==> flow/design.v <==
`timescale 1us / 1ps
module ARTAU(
    input radar_echo,
    input scan_for_target,
    input [31:0] jet_speed,
    input [31:0] max_safe_distance,
    input RST,
    input CLK,
    output reg radar_pulse_trigger,
    output reg [31:0] distance_to_target,
    output reg threat_detected,
    output reg [1:0] ARTAU_state
);
reg [31:0] distance1;   
reg [31:0] distance2;   
reg [11:0] elapsed_time;   
reg have_prev;          
parameter c0 = 300000000;   
parameter radar_pulse_duration = 300;   
parameter max_listen_time = 2000;   
parameter assess_timeout = 3000;   
wire [40:0] echo_product = c0 * elapsed_time;
wire [40:0] echo_distance = echo_product / 2000;
wire [11:0] elapsed_ms = elapsed_time / 1000;
wire [44:0] predicted_distance = distance2 + jet_speed * elapsed_ms;
always @(posedge CLK or posedge RST) begin
    if (RST) begin
        ARTAU_state <= 2'b00;   
        radar_pulse_trigger <= 0;
        distance_to_target <= 0;
        threat_detected <= 0;
        distance1 <= 0;
        elapsed_time <= 0;
        have_prev <= 0;
    end else begin
        case (ARTAU_state)
            2'b00:   
                if (scan_for_target) begin
                    radar_pulse_trigger <= 1;
                    ARTAU_state <= 2'b01;   
                end
            2'b01:   
                if (elapsed_time < radar_pulse_duration) begin
                    radar_pulse_trigger <= 1;
                    elapsed_time <= elapsed_time + 100;   
                end else begin
                    radar_pulse_trigger <= 0;
                    elapsed_time <= 0;
                    ARTAU_state <= 2'b10;   
                end
            2'b10:   
                if (elapsed_time < max_listen_time) begin
                    if (radar_echo) begin
                        distance1 <= distance2;
                        distance2 <= echo_distance[31:0];
                        elapsed_time <= 0;
                        if (have_prev) begin
                            ARTAU_state <= 2'b11;   
                        end else begin
                            have_prev <= 1;
                            radar_pulse_trigger <= 1;
                            ARTAU_state <= 2'b01;   
                        end
                    end else begin
                        elapsed_time <= elapsed_time + 100;
                    end
                end else begin
                    ARTAU_state <= 2'b00;
                    radar_pulse_trigger <= 0;
                    distance_to_target <= 0;
                    threat_detected <= 0;
                    elapsed_time <= 0;
                    have_prev <= 0;
                end
            2'b11:   
                if (elapsed_time < assess_timeout) begin
                    distance_to_target <= distance2;
                    threat_detected <= (predicted_distance < distance1) && distance2 < max_safe_distance;
                    if (scan_for_target) begin
                        radar_pulse_trigger <= 1;
                        elapsed_time <= 0;
                        ARTAU_state <= 2'b01;   
                    end else begin
                        elapsed_time <= elapsed_time + 100;
                    end
                end else begin
                    ARTAU_state <= 2'b00;
                    radar_pulse_trigger <= 0;
                    distance_to_target <= 0;
                    threat_detected <= 0;
                    elapsed_time <= 0;
                    have_prev <= 0;
                end
        endcase
    end
end
endmodule
module ECSU(
    input CLK,
    input RST,
    input thunderstorm,
    input [5:0] wind,
    input [1:0] visibility,
    input signed [7:0] temperature,
    output reg severe_weather,
    output reg emergency_landing_alert,
    output reg [1:0] ECSU_state
);
    parameter ALL_CLEAR = 2'b00;
    parameter CAUTION = 2'b01;
    parameter HIGH_ALERT = 2'b10;
    parameter EMERGENCY = 2'b11;
    reg [1:0] current_state, next_state;
    always @(posedge CLK or posedge RST) begin
        if (RST) begin
            current_state <= ALL_CLEAR;
        end else begin
            current_state <= next_state;
        end
    end
    always @(*) begin
        severe_weather = (current_state == HIGH_ALERT) || (current_state == EMERGENCY);
        emergency_landing_alert = (current_state == EMERGENCY);
        ECSU_state = current_state;
    end
    always @(*) begin
        next_state = current_state;
        case (current_state)
            ALL_CLEAR: begin
                if (wind >= 11 && wind <= 15)  
                    next_state = CAUTION;
                else if (visibility == 2'b01)  
                    next_state = CAUTION;
                else if (thunderstorm || wind > 15 || temperature > 35 || temperature < -35 || visibility == 2'b11) begin
                    next_state = HIGH_ALERT;
                end
            end
            CAUTION: begin
                if (wind <= 10 && visibility == 2'b00)  
                    next_state = ALL_CLEAR;
                else if (thunderstorm || wind > 15 || temperature > 35 || temperature < -35 || visibility == 2'b11) begin
                    next_state = HIGH_ALERT;
                end
            end
            HIGH_ALERT: begin
                if (temperature < -40 || temperature > 40 || wind > 20) begin
                    next_state = EMERGENCY;
                end else if (!thunderstorm && wind <= 10 && temperature >= -35 && temperature <= 35 && visibility != 2'b11) begin
                    next_state = CAUTION;
                end
            end
            EMERGENCY: begin
            end
        endcase
    end
endmodule
`timescale 1us / 1ps
module ICMS(
    input CLK,
    input RST,
    input radar_echo,
    input scan_for_target,
    input [31:0] jet_speed,
    input [31:0] max_safe_distance,
    input [5:0] wind,
    input thunderstorm,
    input [1:0] visibility,
    input signed [7:0] temperature,
    output radar_pulse_trigger,
    output [31:0] distance_to_target,
    output safe_to_engage,
    output threat_detected,
    output emergency_landing_alert,
    output [1:0] ECSU_state,  
    output [1:0] ARTAU_state
);
   wire severe_weather;
   ARTAU artau_inst (
       .radar_echo(radar_echo),
       .scan_for_target(scan_for_target),
       .jet_speed(jet_speed),
       .max_safe_distance(max_safe_distance),
       .RST(RST),
       .CLK(CLK),
       .radar_pulse_trigger(radar_pulse_trigger),
       .distance_to_target(distance_to_target),
       .threat_detected(threat_detected),
       .ARTAU_state(ARTAU_state)
   );
   ECSU ecsu_inst (
       .CLK(CLK),
       .RST(RST),
       .thunderstorm(thunderstorm),
       .wind(wind),
       .visibility(visibility),
       .temperature(temperature),
       .severe_weather(severe_weather),
       .emergency_landing_alert(emergency_landing_alert),
       .ECSU_state(ECSU_state)
   );
   assign safe_to_engage = (threat_detected) && (!severe_weather);
endmodule
# Step by step through the tools: ICMS
# The steps from the RTL of ICMS to its reports follow in flow order.
# Line numbers count from 1 in the design file above.
# Cell names lack the library's common part.
# Not given: -
dict set report inputs {
  top {ICMS}
  clk_port {CLK}
  lib {sky130hd}
  corner {tt_025C_1v80}
}

# After elaboration
# Source: Yosys, flattened and elaborated, memories not mapped. Widths are those after wreduce. Registers that Yosys merges into a memory's read port (data or address) are not register bits. Print and check cells do not count. Equal cells are merged and count once.
dict set report word_totals {
  reg_bits 115
  inputBits 85
  output_inout_bits 40
  word_cells 115
}
dict set report op_classes {
  add_sub_neg 2
  n_mul 2
  div_mod_pow 2
  cmp 16
  equal 15
  mux 37
  logic 2
  reduce_and_logical 30
}
# op n
set ops {}
lappend ops {{32-bit by 12-bit multiplier with 44-bit output} 1}
lappend ops {{41-bit by 11-bit divider with 41-bit output with constant B} 1}
lappend ops {{21-bit by 12-bit multiplier with 33-bit output with constant A} 1}
lappend ops {{12-bit by 10-bit divider with 32-bit output with constant B} 1}
lappend ops {{32-bit case mux with 2-bit select} 1}
lappend ops {{32-bit 2-to-1 mux} 2}
lappend ops {{12-bit 2-to-1 mux} 5}
lappend ops {{32-bit by 45-bit adder with 45-bit output} 1}
lappend ops {{45-bit by 32-bit < comparator with 1-bit output} 1}
lappend ops {{12-bit case mux with 3-bit select} 1}
lappend ops {{32-bit < comparator} 1}
lappend ops {{2-bit 2-to-1 mux} 12}
lappend ops {{8-bit by 7-bit > comparator with 1-bit output with constant B} 2}
lappend ops {{8-bit by 7-bit < comparator with 1-bit output with constant B} 2}
lappend ops {{12-bit by 11-bit < comparator with 1-bit output with constant B} 1}
lappend ops {{12-bit < comparator with constant B} 1}
lappend ops {{12-bit by 7-bit adder with 12-bit output with constant B} 1}
lappend ops {{12-bit by 9-bit < comparator with 1-bit output with constant B} 1}
lappend ops {{3-bit AND reduction} 4}
lappend ops {{6-bit by 4-bit <= comparator with 1-bit output with constant B} 2}
lappend ops {{1-bit 2-to-1 mux} 11}
lappend ops {{2-bit equality test with constant B} 5}
lappend ops {{1-bit logical AND} 8}
lappend ops {{2-bit != test with constant B} 4}
lappend ops {{8-bit by 7-bit >= comparator with 1-bit output with constant B} 1}
lappend ops {{8-bit by 7-bit <= comparator with 1-bit output with constant B} 1}
lappend ops {{2-bit case mux with 4-bit select} 1}
lappend ops {{1-bit logical OR} 7}
# Not listed: further kinds 17, cells in them 26.

# Depth
# Yosys ltp: most cells in a row. Word level: on the elaborated netlist, between registers, memories and ports. Mapped: between sequential cells and ports; inverters and the memories' decode and read muxes count.
dict set report logic_depth {
  ltp_word 9
  ABC_AREA 0
  depth_mapped 119
  ltp_nobuf 103
}

# After synthesis
# Yosys stat after the flow's synthesis: flattened, memories mapped to cells. It holds for the ABC_AREA given above (unset counts as 0); a run with the other value may have another netlist.
# cell n type_area_um2
set by_type {}
lappend by_type {ha_1 313 3.92E+03}
lappend by_type {dfrtp_1 79 1.98E+03}
lappend by_type {fa_1 77 1.54E+03}
lappend by_type {nand2_1 303 1.14E+03}
lappend by_type {a21oi_1 227 1136.09}
lappend by_type {inv_1 272 1.02E+03}
lappend by_type {xnor2_1 110 963.424}
lappend by_type {edfxtp_1 31 930.893}
lappend by_type {nor2_1 166 623.098}
lappend by_type {o21ai_0 115 575.552}
lappend by_type {mux2_2 45 506.736}
lappend by_type {xor2_1 52 455.437}
lappend by_type {o21bai_1 58 435.418}
lappend by_type {o211ai_1 50 375.36}
lappend by_type {nor3_1 70 350.336}
lappend by_type {mux2i_1 33 330.317}
lappend by_type {a22o_1 36 315.302}
lappend by_type {nand3_1 60 300.288}
# Other cell types: 131; their cells: 991.
dict set report synth_totals {
  mapped_cells 3088
  area_um2 24708.7
  seqArea_um2 2907.8
  ff_cells 110
  buf_cells 106
}
# By module: a second synthesis without flattening, with its own total; a netlist apart from the flattened one above.
dict set report hier_totals {
  hier_cells 3135
  area_unflattened_um2 25238.0
}
# Rows give one instance, submodules left out.
# mod n_inst cells area_um2 mod_seq_area_um2
set modules {}
lappend modules {ARTAU 1 3080 24810.0 2857.7}
lappend modules {ECSU 1 54 414.1 50.0}
lappend modules {ICMS 1 1 13.8 0.0}

# Path before layout
# Path of least setup slack by OpenSTA after synthesis, without wires, with an ideal clock, recovery checks aside; 20% of the period is set as input and as output delay. Where synthesis merged equal registers, the netlist keeps one of their names.
dict set report synth_path {
  kind {flip-flop to flip-flop}
  from {reg artau_inst.elapsed_time[3]}
  to {reg artau_inst.distance2[0]}
  clock_period_ns 30.0
  setup_time_ns 0.270
  t_first_pin_ns 0.000
  t_arrival_ns 26.620
  required_ns 29.730
  slack_ns 3.110
  path_delay_ns 26.890
  path_stages 105
  path_buffers 9
  period_less_setup_slack_ns 26.89
}
# "path_delay_ns" = arrival - input delay + setup time.
# "path_stages": output pins that drive a net of the path, with the launching flip-flop's if there is one; two outputs of one cell count as two.
# "period_less_setup_slack_ns" is the clock period less the worst setup slack; recovery checks do not enter. This is arithmetic on one report: input and output delays are still those of the set period (20% each).
# The rows between start and end are the longest chain of elaborated cells between them; the timing report does not say that the signal goes this way. Where chains are equally long, one stands for them.
# Each line given opens the expression or statement behind the cell; cells for indexed reads and writes are added by Yosys, which also makes memories of some case tables.
# A register here has more assigning lines than the two given.
# The path ends at the data pin of a flip-flop with enable; ways to the enable are not counted.
dict set report synth_between {
  cell_sequence {dfrtp_1 fa_1 ha_1 fa_1 inv_1 fa_1 fa_1 inv_1 ha_1 a21oi_1 o21ai_0 or4_1 mux2_2 and2_1 buf_2 or4_4 o211ai_2 mux2i_1 (+69 left out) nand2_1 nor4_1 o311ai_4 and2_1 clkbuf_1 xnor2_1 ha_1 inv_1 nor4_4 a31oi_2 inv_1 ha_1 nor3b_1 nor4bb_1 a21oi_1 o221a_2 o22ai_1 nand4_1}
  elab_chain_len 2
  cone_cells 2
  lines_between 2
  cone_classes {mul: 1; div: 1}
}
# item line_no
set synth_rtl {}
lappend synth_rtl {{from (decl)} 16} ;# reg [11:0] elapsed_time;
lappend synth_rtl {{from (assign)} 45} ;# elapsed_time <= elapsed_time + 100;
lappend synth_rtl {{from (assign)} 65} ;# elapsed_time <= elapsed_time + 100;
lappend synth_rtl {{21-bit by 12-bit multiplier with 33-bit output} 22}
lappend synth_rtl {{41-bit by 11-bit divider with 41-bit output} 23}
lappend synth_rtl {{to (assign)} 55} ;# distance2 <= echo_distance[31:0];
lappend synth_rtl {{to (decl)} 15} ;# reg [31:0] distance2;
# Nets of the timed path that keep an RTL name, with a line that drives or declares them; the list need not be complete.
# signal line_no
set synth_nets {}
lappend synth_nets {artau_inst.echo_distance[28] 23}
lappend synth_nets {artau_inst.echo_distance[5] 23}
lappend synth_nets {artau_inst.echo_distance[3] 23}

# Timing after layout
# Path of least setup slack in the final report of run 1 (OpenROAD, finished layout, wires in). Where an end is a register, its clock arrival counts in the times.
dict set report layout_path {
  kind {flip-flop to flip-flop}
  from {reg artau_inst.elapsed_time[4]}
  to {reg artau_inst.distance2[0]}
  clock_period_ns 30.0
  setup_time_ns 0.25
  t_first_pin_ns 0.39
  t_arrival_ns 28.60
  required_ns 30.13
  slack_ns 1.54
  path_stages 104
  path_buffers 8
}
# The rows between start and end are the longest chain of elaborated cells between them; the timing report does not say that the signal goes this way. Where chains are equally long, one stands for them.
# A register here has more assigning lines than the two given.
# The path ends at the data pin of a flip-flop with enable; ways to the enable are not counted.
dict set report layout_between {
  cell_sequence {dfrtp_2 fa_1 ha_1 fa_1 inv_1 fa_1 fa_1 inv_1 ha_1 nand4_1 nor3_1 a32o_1 mux2_2 and2_1 or4_4 o211ai_2 mux2i_2 a21boi_4 (+68 left out) o21ai_4 inv_1 ha_1 nand2b_1 or3_1 nor3_1 and4_1 a221o_1 nand3_4 a31oi_4 inv_1 ha_1 nor3b_2 nand4bb_1 mux2_1 o221a_2 o22ai_1 nand4_1}
  elab_chain_len 2
  cone_cells 2
  lines_between 2
  cone_classes {mul: 1; div: 1}
}
# item line_no
set layout_rtl {}
lappend layout_rtl {{from (decl)} 16} ;# reg [11:0] elapsed_time;
lappend layout_rtl {{from (assign)} 45} ;# elapsed_time <= elapsed_time + 100;
lappend layout_rtl {{from (assign)} 65} ;# elapsed_time <= elapsed_time + 100;
lappend layout_rtl {{21-bit by 12-bit multiplier with 33-bit output} 22}
lappend layout_rtl {{41-bit by 11-bit divider with 41-bit output} 23}
lappend layout_rtl {{to (assign)} 55} ;# distance2 <= echo_distance[31:0];
lappend layout_rtl {{to (decl)} 15} ;# reg [31:0] distance2;
# Nets of the timed path that keep an RTL name, with a line that drives or declares them; the list need not be complete.
# signal line_no
set layout_nets {}
lappend layout_nets {artau_inst.echo_distance[16] 23}
lappend layout_nets {artau_inst.echo_distance[5] 23}
lappend layout_nets {artau_inst.echo_distance[3] 23}

# Design ICMS on sky130hd. What follows are 6 stored runs of the flow, each under its own settings; their order means nothing. The constraints put input and output delay at 20% of the set period each and load the outputs with 0.01 pF.
run="run 1" settings CELL_PAD_IN_SITES_GLOBAL_PLACEMENT=1 CORE_ASPECT_RATIO=1.09 CTS_CLUSTER_DIAMETER=171 GPL_ROUTABILITY_DRIVEN=0 HOLD_SLACK_MARGIN=-0.05 period_ns=30.0 CAP_MARGIN=20 CORE_MARGIN=2 CORE_UTILIZATION=40 SLEW_MARGIN=20
run="run 1" results fin_ws_ns=1.539 yosys_chip_area_um2=24708.7 timing.hold.ws_ns=0.490 dieArea_um2=63776.7 final_cell_area_um2=28354.7
run="run 2" settings ABC_AREA=0 CAP_MARGIN=25 CELL_PAD_IN_SITES_DETAIL_PLACEMENT=1 CORE_UTILIZATION=51 CTS_CLUSTER_DIAMETER=28 MIN_ROUTING_LAYER="met2" SETUP_SLACK_MARGIN=5.0 SLEW_MARGIN=15 period_ns=40.2 CORE_MARGIN=2
run="run 2" results final_cell_area_um2=26814.5 fin_ws_ns=6.917 dieArea_um2=50225.3 timing.hold.ws_ns=0.518 yosys_chip_area_um2=24708.7
run="run 3" settings CELL_PAD_IN_SITES_GLOBAL_PLACEMENT=0 CORE_ASPECT_RATIO=1.13 CORE_MARGIN=9 CORE_UTILIZATION=43 CTS_CLUSTER_DIAMETER=171 CTS_CLUSTER_SIZE=73 GPL_ROUTABILITY_DRIVEN=0 GPL_TIMING_DRIVEN=0 HOLD_SLACK_MARGIN=0.04 MAX_ROUTING_LAYER="met4" SETUP_SLACK_MARGIN=-2.0 SLEW_MARGIN=5 period_ns=30.0 CAP_MARGIN=20
run="run 3" results yosys_chip_area_um2=24708.7 fin_ws_ns=-0.512 timing.hold.ws_ns=0.508 dieArea_um2=66430.5 final_cell_area_um2=27822.9
run="run 4" settings CELL_PAD_IN_SITES_GLOBAL_PLACEMENT=0 CORE_ASPECT_RATIO=1.13 CORE_UTILIZATION=44 CTS_CLUSTER_DIAMETER=171 CTS_CLUSTER_SIZE=73 GPL_ROUTABILITY_DRIVEN=0 GPL_TIMING_DRIVEN=0 HOLD_SLACK_MARGIN=0.04 MAX_ROUTING_LAYER="met4" SETUP_SLACK_MARGIN=-2.0 SLEW_MARGIN=5 period_ns=30.0 CAP_MARGIN=20 CORE_MARGIN=2
run="run 4" results final_cell_area_um2=27822.9 fin_ws_ns=-0.679 yosys_chip_area_um2=24708.7 timing.hold.ws_ns=0.485 dieArea_um2=58071.2
run="run 5" settings ABC_AREA=1 CAP_MARGIN=25 CELL_PAD_IN_SITES_DETAIL_PLACEMENT=2 CELL_PAD_IN_SITES_GLOBAL_PLACEMENT=0 CORE_ASPECT_RATIO=1.06 CORE_MARGIN=4 CORE_UTILIZATION=40 CTS_CLUSTER_SIZE=68 HOLD_SLACK_MARGIN=-0.1 MAX_ROUTING_LAYER="met4" TNS_END_PERCENT=25 period_ns=26.8 SLEW_MARGIN=20
run="run 5" outcome="not finished: placement ended with error DPL-0033"
run="run 6" settings CORE_UTILIZATION=40 period_ns=30.0 CAP_MARGIN=20 CORE_MARGIN=2 SLEW_MARGIN=20
run="run 6" results timing.hold.ws_ns=0.490 fin_ws_ns=1.563 yosys_chip_area_um2=24708.7 dieArea_um2=63776.5 final_cell_area_um2=28089.4
